==> flow/design.v <==
module converter (
    input wire [15:0] fixed_in,     
    output reg [15:0] float_out     
);
    reg sign;                       
    reg [4:0] exponent;             
    reg [10:0] mantissa;            
    reg [15:0] magnitude;           
    reg [4:0] leading_one;          
    always @(*) begin
        sign = fixed_in[15];                        
        magnitude = sign ? (~fixed_in + 1) : fixed_in;  
        casez (magnitude)
            16'b1???????????????: leading_one = 5'd15;
            16'b01??????????????: leading_one = 5'd14;
            16'b001?????????????: leading_one = 5'd13;
            16'b0001????????????: leading_one = 5'd12;
            16'b00001???????????: leading_one = 5'd11;
            16'b000001??????????: leading_one = 5'd10;
            16'b0000001?????????: leading_one = 5'd9;
            16'b00000001????????: leading_one = 5'd8;
            16'b000000001???????: leading_one = 5'd7;
            16'b0000000001??????: leading_one = 5'd6;
            16'b00000000001?????: leading_one = 5'd5;
            16'b000000000001????: leading_one = 5'd4;
            16'b0000000000001???: leading_one = 5'd3;
            16'b00000000000001??: leading_one = 5'd2;
            16'b000000000000001?: leading_one = 5'd1;
            16'b0000000000000001: leading_one = 5'd0;
            default: leading_one = 5'd0;
        endcase
        if (magnitude == 16'b0) begin
            exponent = 5'd0;     
            mantissa = 10'd0;
        end else begin
            exponent = 5'd15 + leading_one;  
            mantissa = (magnitude << (15 - leading_one)) >> 5; 
        end
        float_out = {sign, exponent, mantissa[9:0]};
    end
endmodule
`timescale 1ns / 1ps
module fifo #(
    parameter DATA_WIDTH = 8,
    parameter FIFO_DEPTH = 16
) (
    input wire clk,               
    input wire write_reset,      
    input wire write_enable,
    input wire [DATA_WIDTH-1:0] write_data,
    input wire fast_clk,          
    input wire read_reset,
    input wire read_enable,
    output reg [DATA_WIDTH-1:0] read_data,
    output reg empty_flag,
    output reg full_flag
);
    localparam POINTER_WIDTH = $clog2(FIFO_DEPTH);
    reg [DATA_WIDTH-1:0] memory[FIFO_DEPTH-1:0];
    reg [POINTER_WIDTH:0] write_pointer;
    reg [POINTER_WIDTH:0] write_pointer_gray;
    reg [POINTER_WIDTH:0] read_pointer_gray_sync_w;
    reg [POINTER_WIDTH:0] read_pointer;
    reg [POINTER_WIDTH:0] read_pointer_gray;
    reg [POINTER_WIDTH:0] write_pointer_gray_sync_r;
    always @(posedge clk or posedge write_reset) begin
        if (write_reset) begin
            write_pointer <= 0;
            write_pointer_gray <= 0;
        end else if (write_enable && !full_flag) begin
            memory[write_pointer[POINTER_WIDTH-1:0]] <= write_data;
            write_pointer <= write_pointer + 1;
            write_pointer_gray <= (write_pointer + 1) ^ ((write_pointer + 1) >> 1);  
        end
    end
    always @(posedge fast_clk or posedge read_reset) begin
        if (read_reset) begin
            read_pointer <= 0;
            read_pointer_gray <= 0;
        end else if (read_enable && !empty_flag) begin
            read_data <= memory[read_pointer[POINTER_WIDTH-1:0]];
            read_pointer <= read_pointer + 1;
            read_pointer_gray <= (read_pointer + 1) ^ ((read_pointer + 1) >> 1);  
        end
    end
    always @(posedge clk) begin
        read_pointer_gray_sync_w <= read_pointer_gray;  
    end
    always @(posedge fast_clk) begin
        write_pointer_gray_sync_r <= write_pointer_gray;  
    end
    always @(*) begin
        empty_flag = (read_pointer_gray == write_pointer_gray_sync_r);
        full_flag = (write_pointer_gray == {~read_pointer_gray_sync_w[POINTER_WIDTH:POINTER_WIDTH-1], read_pointer_gray_sync_w[POINTER_WIDTH-2:0]});
    end
endmodule
module imem (
    input wire clk,                        
    input wire rst,                        
    input wire shift_enable,               
    input wire [15:0] new_value,           
    output reg [1023:0] data_out           
);
    reg [15:0] memory [0:63];
    integer i;
    always @(posedge clk or posedge rst) begin
        if (rst) begin
            for (i = 0; i < 64; i = i + 1) begin
                memory[i] <= 16'b0;
            end
        end else if (shift_enable) begin
            for (i = 63; i > 0; i = i - 1) begin
                memory[i] <= memory[i-1];
            end
            memory[0] <= new_value;
        end
    end
    always @(posedge clk or posedge rst) begin
        if (rst) begin
            data_out <= 1024'b0;
        end else begin
            for (i = 0; i < 64; i = i + 1) begin
                data_out[(i*16) +: 16] <= memory[i];
            end
        end
    end
endmodule
module multiplier (
	input wire [15:0] a,
	input wire [15:0] b,
	output reg [31:0] product
);
	always @(*) begin
    	product = a * b;   
	end
endmodule
module alu_mac (
	input wire clk,
	input wire reset,
	input wire [1023:0] d,    	 
	input wire [1023:0] cmem, 	 
	output reg [31:0] out,    	 
	output reg done           	 
);
	reg [5:0] tap_index;      	 
	reg [31:0] sum;           	 
	wire [31:0] product;      	 
	wire [15:0] d_element;    	 
	wire [15:0] cmem_element; 	 
	assign d_element = d[(tap_index * 16) +: 16];
	assign cmem_element = cmem[(tap_index * 16) +: 16];
	multiplier mult_inst (
    	.a(d_element),
    	.b(cmem_element),
    	.product(product)
	);
	always @(posedge clk or posedge reset) begin
    	if (reset) begin
        	sum <= 32'b0;            
        	tap_index <= 6'b0;      
        	out <= 32'b0;           
        	done <= 1'b0;           
    	end else begin
        	if (tap_index < 63) begin
            	sum <= sum + product;   
            	tap_index <= tap_index + 1;  
            	done <= 1'b0;          
        	end else begin
            	sum <= sum + product;   
            	out <= sum;             
            	tap_index <= 6'b0;      
            	sum <= 32'b0;           
            	done <= 1'b1;           
        	end
    	end
	end
endmodule
module control (
    input wire clk,                  
    input wire fast_clk,             
    input wire reset,                
    input wire fifo_full,            
    input wire fifo_empty,           
    input wire mac_done,             
    output reg write_enable,         
    output reg read_enable,          
    output reg shift_enable,         
    output reg start_mac,            
    output reg done                  
);
    reg reset_sync1_clk, reset_sync2_clk;
    always @(posedge clk) begin
        reset_sync1_clk <= reset;
        reset_sync2_clk <= reset_sync1_clk;
    end
    wire synced_reset_clk = reset_sync2_clk;
    reg reset_sync1_fast, reset_sync2_fast;
    always @(posedge fast_clk) begin
        reset_sync1_fast <= reset;
        reset_sync2_fast <= reset_sync1_fast;
    end
    wire synced_reset_fast = reset_sync2_fast;
    typedef enum logic [1:0] {
        WRITE_IDLE,    
        FIFO_WRITE     
    } write_state_t;
    write_state_t write_state, next_write_state;
    typedef enum logic [2:0] {
        READ_IDLE,     
        FIFO_READ,     
        IMEM_SHIFT,    
        START_MAC,     
        WAIT_DONE      
    } read_state_t;
    read_state_t read_state, next_read_state;
    always @(posedge clk or posedge synced_reset_clk) begin
        if (synced_reset_clk) begin
            write_state <= WRITE_IDLE;
        end else begin
            write_state <= next_write_state;
        end
    end
    always @(*) begin
        case (write_state)
            WRITE_IDLE: begin
                if (!fifo_full)
                    next_write_state = FIFO_WRITE;  
                else
                    next_write_state = WRITE_IDLE;
            end
            FIFO_WRITE: begin
                if (fifo_full)
                    next_write_state = WRITE_IDLE;  
                else
                    next_write_state = FIFO_WRITE;
            end
            default: next_write_state = WRITE_IDLE;
        endcase
    end
    always @(posedge clk or posedge synced_reset_clk) begin
        if (synced_reset_clk) begin
            write_enable <= 1'b0;
        end else begin
            write_enable <= (write_state == FIFO_WRITE);
        end
    end
    always @(posedge fast_clk or posedge synced_reset_fast) begin
        if (synced_reset_fast) begin
            read_state <= READ_IDLE;
        end else begin
            read_state <= next_read_state;
        end
    end
    always @(*) begin
        case (read_state)
            READ_IDLE: begin
                if (!fifo_empty)
                    next_read_state = FIFO_READ;  
                else
                    next_read_state = READ_IDLE;
            end
            FIFO_READ: begin
                next_read_state = IMEM_SHIFT;     
            end
            IMEM_SHIFT: begin
                next_read_state = START_MAC;      
            end
            START_MAC: begin
                next_read_state = WAIT_DONE;      
            end
            WAIT_DONE: begin
                if (mac_done)
                    next_read_state = READ_IDLE;  
                else
                    next_read_state = WAIT_DONE;
            end
            default: next_read_state = READ_IDLE;
        endcase
    end
    always @(posedge fast_clk or posedge synced_reset_fast) begin
        if (synced_reset_fast) begin
            read_enable <= 1'b0;
            shift_enable <= 1'b0;
            start_mac <= 1'b0;
            done <= 1'b0;
        end else begin
            read_enable <= (read_state == FIFO_READ);
            shift_enable <= (read_state == IMEM_SHIFT);
            start_mac <= (read_state == START_MAC);
            done <= (read_state == WAIT_DONE && mac_done);
        end
    end
endmodule
module datapath (
    input wire clk,                   
    input wire fast_clk,              
    input wire reset,                 
    input wire write_enable,          
    input wire read_enable,           
    input wire shift_enable,          
    input wire cen,                   
    input wire wen,                   
    input wire [5:0] addr,            
    input wire [15:0] input_data,     
    input wire [1023:0] cmem_data_in,  
    output wire [31:0] result,        
    output wire fifo_empty,           
    output wire fifo_full,            
    output wire done                  
);
    wire [15:0] fifo_out;             
    wire [15:0] float_data;           
    wire [1023:0] imem_data;          
    wire [1023:0] cmem_flat_data;     
    wire [31:0] alu_out;              
    wire mac_done;                    
    fifo #(
        .DATA_WIDTH(16),
        .FIFO_DEPTH(64)
    ) fifo_inst (
        .clk(clk),
        .write_reset(reset),
        .write_enable(write_enable),
        .write_data(input_data),
        .fast_clk(fast_clk),
        .read_reset(reset),
        .read_enable(read_enable),
        .read_data(fifo_out),
        .empty_flag(fifo_empty),
        .full_flag(fifo_full)
    );
    converter converter_inst (
        .fixed_in(fifo_out),        
        .float_out(float_data)      
    );
    imem imem_inst (
        .clk(clk),
        .rst(reset),
        .shift_enable(shift_enable),
        .new_value(float_data),     
        .data_out(imem_data)
    );
    assign cmem_flat_data = cmem_data_in;
    alu_mac alu_mac_inst (
        .clk(fast_clk),
        .reset(reset),
        .d(imem_data),               
        .cmem(cmem_flat_data),       
        .out(alu_out),
        .done(mac_done)
    );
    assign result = alu_out;
    assign done = mac_done;
endmodule
module top_module (
    input wire clk,                 
    input wire reset,               
    input wire [15:0] input_data,   
    input wire [1023:0] cmem_data_in,  
    output wire [31:0] result,      
    output wire done                
);
    wire write_enable;      
    wire read_enable;       
    wire shift_enable;      
    wire fifo_empty;        
    wire fifo_full;         
    wire mac_done;          
    control control_inst (
        .clk(clk),
        .fast_clk(clk),
        .reset(reset),
        .fifo_full(fifo_full),
        .fifo_empty(fifo_empty),
        .mac_done(mac_done),
        .write_enable(write_enable),
        .read_enable(read_enable),
        .shift_enable(shift_enable),
        .done(done)
    );
    datapath datapath_inst (
        .clk(clk),
        .fast_clk(clk),
        .reset(reset),
        .write_enable(write_enable),
        .read_enable(read_enable),
        .shift_enable(shift_enable),
        .input_data(input_data),
        .cmem_data_in(cmem_data_in),
        .result(result),
        .fifo_empty(fifo_empty),
        .fifo_full(fifo_full),
        .done(mac_done)
    );
endmodule
# Tool chain data of top_module
# Tool output for the design above, in the order of the flow.
# Lines are those of the file above, counted from 1.
# Operators carry their Yosys type and port widths (W data, S select, Z words).
# Library cell names are shortened.
setup:
  top: "top_module"
  clk_port: "clk"
  cell_library: "sky130hd"
  lib_corner: "tt_025C_1v80"

# Word-level counts
# Yosys after proc, flatten, opt, wreduce and memory -nomap, before mapping. Print and check cells are not counted. Equal cells are merged and count once.
word_totals:
  regBits: 3212
  inputBits: 1042
  wordCells: 401
op_classes:
  add_sub_neg: 7
  multipliers: 1
  cmp: 1
  n_eq: 147
  n_shift: 3
  muxes: 13
  bitwise: 5
  reduce_logical: 76
op_table:
  columns: ["op", "count"]
  rows:
  - ["$shiftx A1024 B11 Y16", 2]
  - ["$pmux W16 S64", 1]
  - ["$mul A16 B16 Y32", 1]
  - ["$eq A6 B6 Y1 const B", 64]
  - ["$reduce_and A3 Y1", 64]
  - ["$eq A6 B5 Y1 const B", 32]
  - ["$eq A6 B4 Y1 const B", 16]
  - ["$pmux W4 S15", 1]
  - ["$eq A6 B3 Y1 const B", 8]
  - ["$shl A16 B32 Y15", 1]
  - ["$add A32 B32 Y32", 1]
  - ["$mux W32", 1]
  - ["$eq A6 B2 Y1 const B", 4]
  - ["$eq A6 B1 Y1 const B", 3]
  - ["$add A16 B1 Y16 const B", 1]
  - ["$not A16 Y16", 1]
  - ["$logic_not A16 Y1", 1]
  - ["$add A7 B1 Y8 const B", 2]
  - ["$mux W16", 1]
  - ["$eq A15 B1 Y1 const B", 1]
  - ["$pmux W3 S5", 1]
  - ["$eq A14 B1 Y1 const B", 1]
  - ["$eq A7 B7 Y1", 2]
  - ["$xor A7 B7 Y7", 2]
  - ["$eq A13 B1 Y1 const B", 1]
  - ["$eq A12 B1 Y1 const B", 1]
  - ["$logic_not A6 Y1", 2]
  - ["$eq A11 B1 Y1 const B", 1]
# Not listed: further kinds 28, cells in them 36.

# Depth
# Longest topological path by Yosys (ltp), each cell counted once; first at word level (registers and memories cut), then after technology mapping (sequential cells cut; the memories' decode and read muxes count).
logic_depth:
  word_depth: 8
  abc_area: 0
  mapped_depth: 35
  ltp_nobuf: 29

# Mapped cells and area
# Yosys stat after the flow's synthesis: flattened, memories mapped to cells. It holds for the ABC_AREA given above (unset counts as 0); a run with the other value may have another netlist.
by_type:
  columns: ["cell_type", "count", "area_total_um2"]
  rows:
  - ["dfrtp_1", 2154, 5.39E+04]
  - ["edfxtp_1", 1040, 3.12E+04]
  - ["mux4_2", 657, 1.48E+04]
  - ["mux2_2", 1058, 1.19E+04]
  - ["fa_1", 225, 4504.32]
  - ["inv_1", 392, 1.47E+03]
  - ["a22oi_1", 193, 1448.89]
  - ["ha_1", 110, 1376.32]
  - ["a221oi_1", 147, 1.29E+03]
  - ["a22o_1", 145, 1.27E+03]
  - ["clkbuf_1", 330, 1.24E+03]
  - ["nor2_1", 291, 1.09E+03]
  - ["nand2_1", 215, 807.024]
  - ["nand4_1", 69, 431.664]
  - ["xnor2_1", 43, 376.611]
  - ["xor2_1", 42, 367.853]
  - ["a21oi_1", 66, 330.317]
  - ["dfxtp_1", 16, 320.307]
# Not listed: further types 74, cells in them 609.
mapped:
  cells: 7802
  mapped_area_um2: 132185.5
  sequential_area_um2: 85478.2
  ffs: 3211
  buffers: 432
# By module: a second synthesis without flattening, with its own total; a netlist apart from the flattened one above.
hier_totals:
  cells_unflattened: 8286
  hier_area_um2: 135329.8
# Rows give one instance, submodules left out.
by_module:
  columns: ["mod", "n_inst", "n_cells", "mod_area_um2", "mod_seq_area_um2"]
  rows:
  - ["imem", 1, 3187, 63611.0, 51249.2]
  - ["fifo", 1, 2446, 41121.9, 32210.9]
  - ["alu_mac", 1, 1436, 20189.4, 1776.7]
  - ["multiplier", 1, 995, 8598.2, 0.0]
  - ["converter", 1, 201, 1457.6, 0.0]
  - ["control", 1, 21, 351.6, 306.5]
  - ["datapath", 1, 0, 0.0, 0.0]
  - ["top_module", 1, 0, 0.0, 0.0]

# Timing after synthesis
# OpenSTA on the mapped netlist: ideal clock, no wires. The path of least setup slack (recovery checks aside). Input and output delay are each 20% of the period. Register names are those of the netlist, which keeps one name where synthesis merged equal registers.
synth_timing:
  path_kind: "input to register"
  from: "input reset"
  to: "register datapath_inst.fifo_inst.memory[31][0]"
  clock_period_ns: 12.0
  in_delay_ns: 2.400
  t_first_pin_ns: 2.400
  t_arrival_ns: 54.163
  required_ns: 11.580
  setup_slack_ns: -42.583
  path_delay_ns: 52.183
  stages: 3
  path_buffers: 0
  synth_period_reached_ns: 54.583
# "path_delay_ns" = arrival - input delay + setup time.
# "stages": output pins that drive a net of the path, with the launching flip-flop's if there is one; two outputs of one cell count as two.
# "synth_period_reached_ns" = period - worst setup slack (recovery checks aside). The figure is calculated, with input and output delays left at 20% of the set period.
# The rows between start and end are the longest chain of elaborated cells between them; the timing report does not say that the signal goes this way. Where chains are equally long, one stands for them.
# Each line given opens the expression or statement behind the cell; cells for indexed reads and writes are added by Yosys, which also makes memories of some case tables.
# Lines with a computed index may be missing from the assigning lines.
synth_via:
  cell_sequence: "inv_1 nand2_1 nor2_1"
  elab_chain_len: 2
  cone_cells: 2
synth_lines:
  columns: ["item", "line", "text"]
  rows:
  - ["start, declared", 357, "input wire reset,"]
  - ["$not A1 Y1", null, null]
  - ["$reduce_and A3 Y1", null, null]
  - ["end, declared", 59, "reg [DATA_WIDTH-1:0] memory[FIFO_DEPTH-1:0];"]

# Timing after layout
# From the final timing report of entry A: the path of least setup slack in the routed layout; clock arrival at registers is part of the times.
layout_timing:
  path_kind: "input to register"
  from: "input cmem_data_in[242]"
  to: "register datapath_inst.alu_mac_inst.sum[30]"
  clock_period_ns: 7.97
  in_delay_ns: 1.59
  t_first_pin_ns: 1.59
  t_arrival_ns: 9.49
  required_ns: 8.72
  setup_slack_ns: -0.76
  stages: 27
  path_buffers: 5
# The rows between start and end are the longest chain of elaborated cells between them; the timing report does not say that the signal goes this way. Where chains are equally long, one stands for them.
# A register here has more assigning lines than the two given.
layout_via:
  cell_sequence: "clkdlybuf4s50_1 buf_4 mux4_2 mux4_2 mux4_2 buf_8 nand2_4 fa_1 fa_1 fa_1 inv_1 fa_1 fa_1 inv_2 fa_1 inv_2 ha_4 buf_4 a21oi_4 o41ai_4 o2111ai_2 a311oi_2 buf_4 o211ai_1 a21oi_2 or3_1 and3b_1"
  elab_chain_len: 4
  cone_cells: 4
layout_lines:
  columns: ["item", "line", "text"]
  rows:
  - ["start, declared", 359, "input wire [1023:0] cmem_data_in,"]
  - ["$shiftx A1024 B11 Y16", 151, "assign cmem_element = cmem[(tap_index * 16) +: 16];"]
  - ["$mul A16 B16 Y32", 134, null]
  - ["$add A32 B32 Y32", 165, null]
  - ["$mux W32", 164, "if (tap_index < 63) begin"]
  - ["end, assigned", 165, null]
  - ["end, assigned", 169, null]
  - ["end, declared", 146, "reg [31:0] sum;"]

# Top module top_module; platform sky130hd; tools Yosys and OpenROAD; 4 stored runs in no particular order. Input and output delays are each 20% of the period that was set; the output load is 0.01 pF.
# By "period_less_ws_ns" is meant the clock period of the run minus its worst setup slack. This is arithmetic on one report: input and output delays are still those of the set period (20% each).
# "worstPathTime_ns" means the part of the period allowed to the worst setup path (the constraints hold back 20% at inputs and 20% at outputs) less its slack; where the path has registers, the arrival times of their clocks count too.
# By "total_power_mw" is meant OpenSTA's value without simulated activity: inputs other than the clock are taken to toggle once in ten clock periods, and the tool carries that through the logic.
runs:
  - name: "entry A"
    settings:
      CAP_MARGIN: 0
      CELL_PAD_IN_SITES_DETAIL_PLACEMENT: 0
      CELL_PAD_IN_SITES_GLOBAL_PLACEMENT: 0
      CORE_MARGIN: 8
      CORE_UTILIZATION: 40
      CTS_CLUSTER_DIAMETER: 220
      GPL_ROUTABILITY_DRIVEN: 0
      GPL_TIMING_DRIVEN: 1
      PLACE_DENSITY: 0.69
      SETUP_SLACK_MARGIN: 0.45
      SLEW_MARGIN: 0
      period_ns: 7.97
    results:
      synth_area_um2: 132185.5
      die_area_um2: 349116.0
      final_cell_area_um2: 166007.0
      utilization_frac: 0.503
      final_setup_ws_ns: -0.761
      final_setup_tns_ns: -6.919
      total_power_mw: 34.902
      period_less_ws_ns: 8.731
      worstPathTime_ns: 7.14
      path_kind: "input to register"
  - name: "entry B"
    settings:
      ABC_AREA: 1
      CAP_MARGIN: 40
      CELL_PAD_IN_SITES_GLOBAL_PLACEMENT: 1
      CORE_ASPECT_RATIO: 1.57
      CORE_MARGIN: 3
      CORE_UTILIZATION: 26
      CTS_CLUSTER_DIAMETER: 313
      GPL_TIMING_DRIVEN: 0
      MIN_ROUTING_LAYER: "met2"
      PLACE_DENSITY: 0.75
      period_ns: 13.4
      SLEW_MARGIN: 20
    outcome: "did not finish, routing stopped with GRT-0116"
  - name: "entry C"
    settings:
      CAP_MARGIN: 40
      CELL_PAD_IN_SITES_DETAIL_PLACEMENT: 1
      CELL_PAD_IN_SITES_GLOBAL_PLACEMENT: 1
      CORE_ASPECT_RATIO: 0.61
      CTS_CLUSTER_DIAMETER: 230
      CTS_CLUSTER_SIZE: 69
      MAX_ROUTING_LAYER: "met5"
      PLACE_DENSITY: 0.92
      SETUP_SLACK_MARGIN: 0.92
      SLEW_MARGIN: 35
      TNS_END_PERCENT: 65
      period_ns: 11.7
      CORE_MARGIN: 2
      CORE_UTILIZATION: 40
    results:
      synth_area_um2: 132185.5
      die_area_um2: 335219.0
      final_cell_area_um2: 152457.0
      utilization_frac: 0.465
      final_setup_ws_ns: 1.068
      final_setup_tns_ns: 0.000
      total_power_mw: 16.931
      period_less_ws_ns: 10.632
      worstPathTime_ns: 8.29
      path_kind: "input to register"
  - name: "entry D"
    settings:
      ABC_AREA: 0
      CAP_MARGIN: 40
      CELL_PAD_IN_SITES_GLOBAL_PLACEMENT: 1
      CORE_ASPECT_RATIO: 1.57
      CORE_MARGIN: 3
      CORE_UTILIZATION: 26
      CTS_CLUSTER_DIAMETER: 35
      GPL_TIMING_DRIVEN: 0
      HOLD_SLACK_MARGIN: 0.01
      MIN_ROUTING_LAYER: "met2"
      PLACE_DENSITY_LB_ADDON: 0.1
      SETUP_SLACK_MARGIN: 3.27
      SLEW_MARGIN: 35
      period_ns: 13.4
    results:
      synth_area_um2: 132185.5
      die_area_um2: 517216.0
      final_cell_area_um2: 182102.0
      utilization_frac: 0.36
      final_setup_ws_ns: 3.154
      final_setup_tns_ns: 0.000
      total_power_mw: 23.729
      period_less_ws_ns: 10.246
      worstPathTime_ns: 7.57
      path_kind: "input to register"
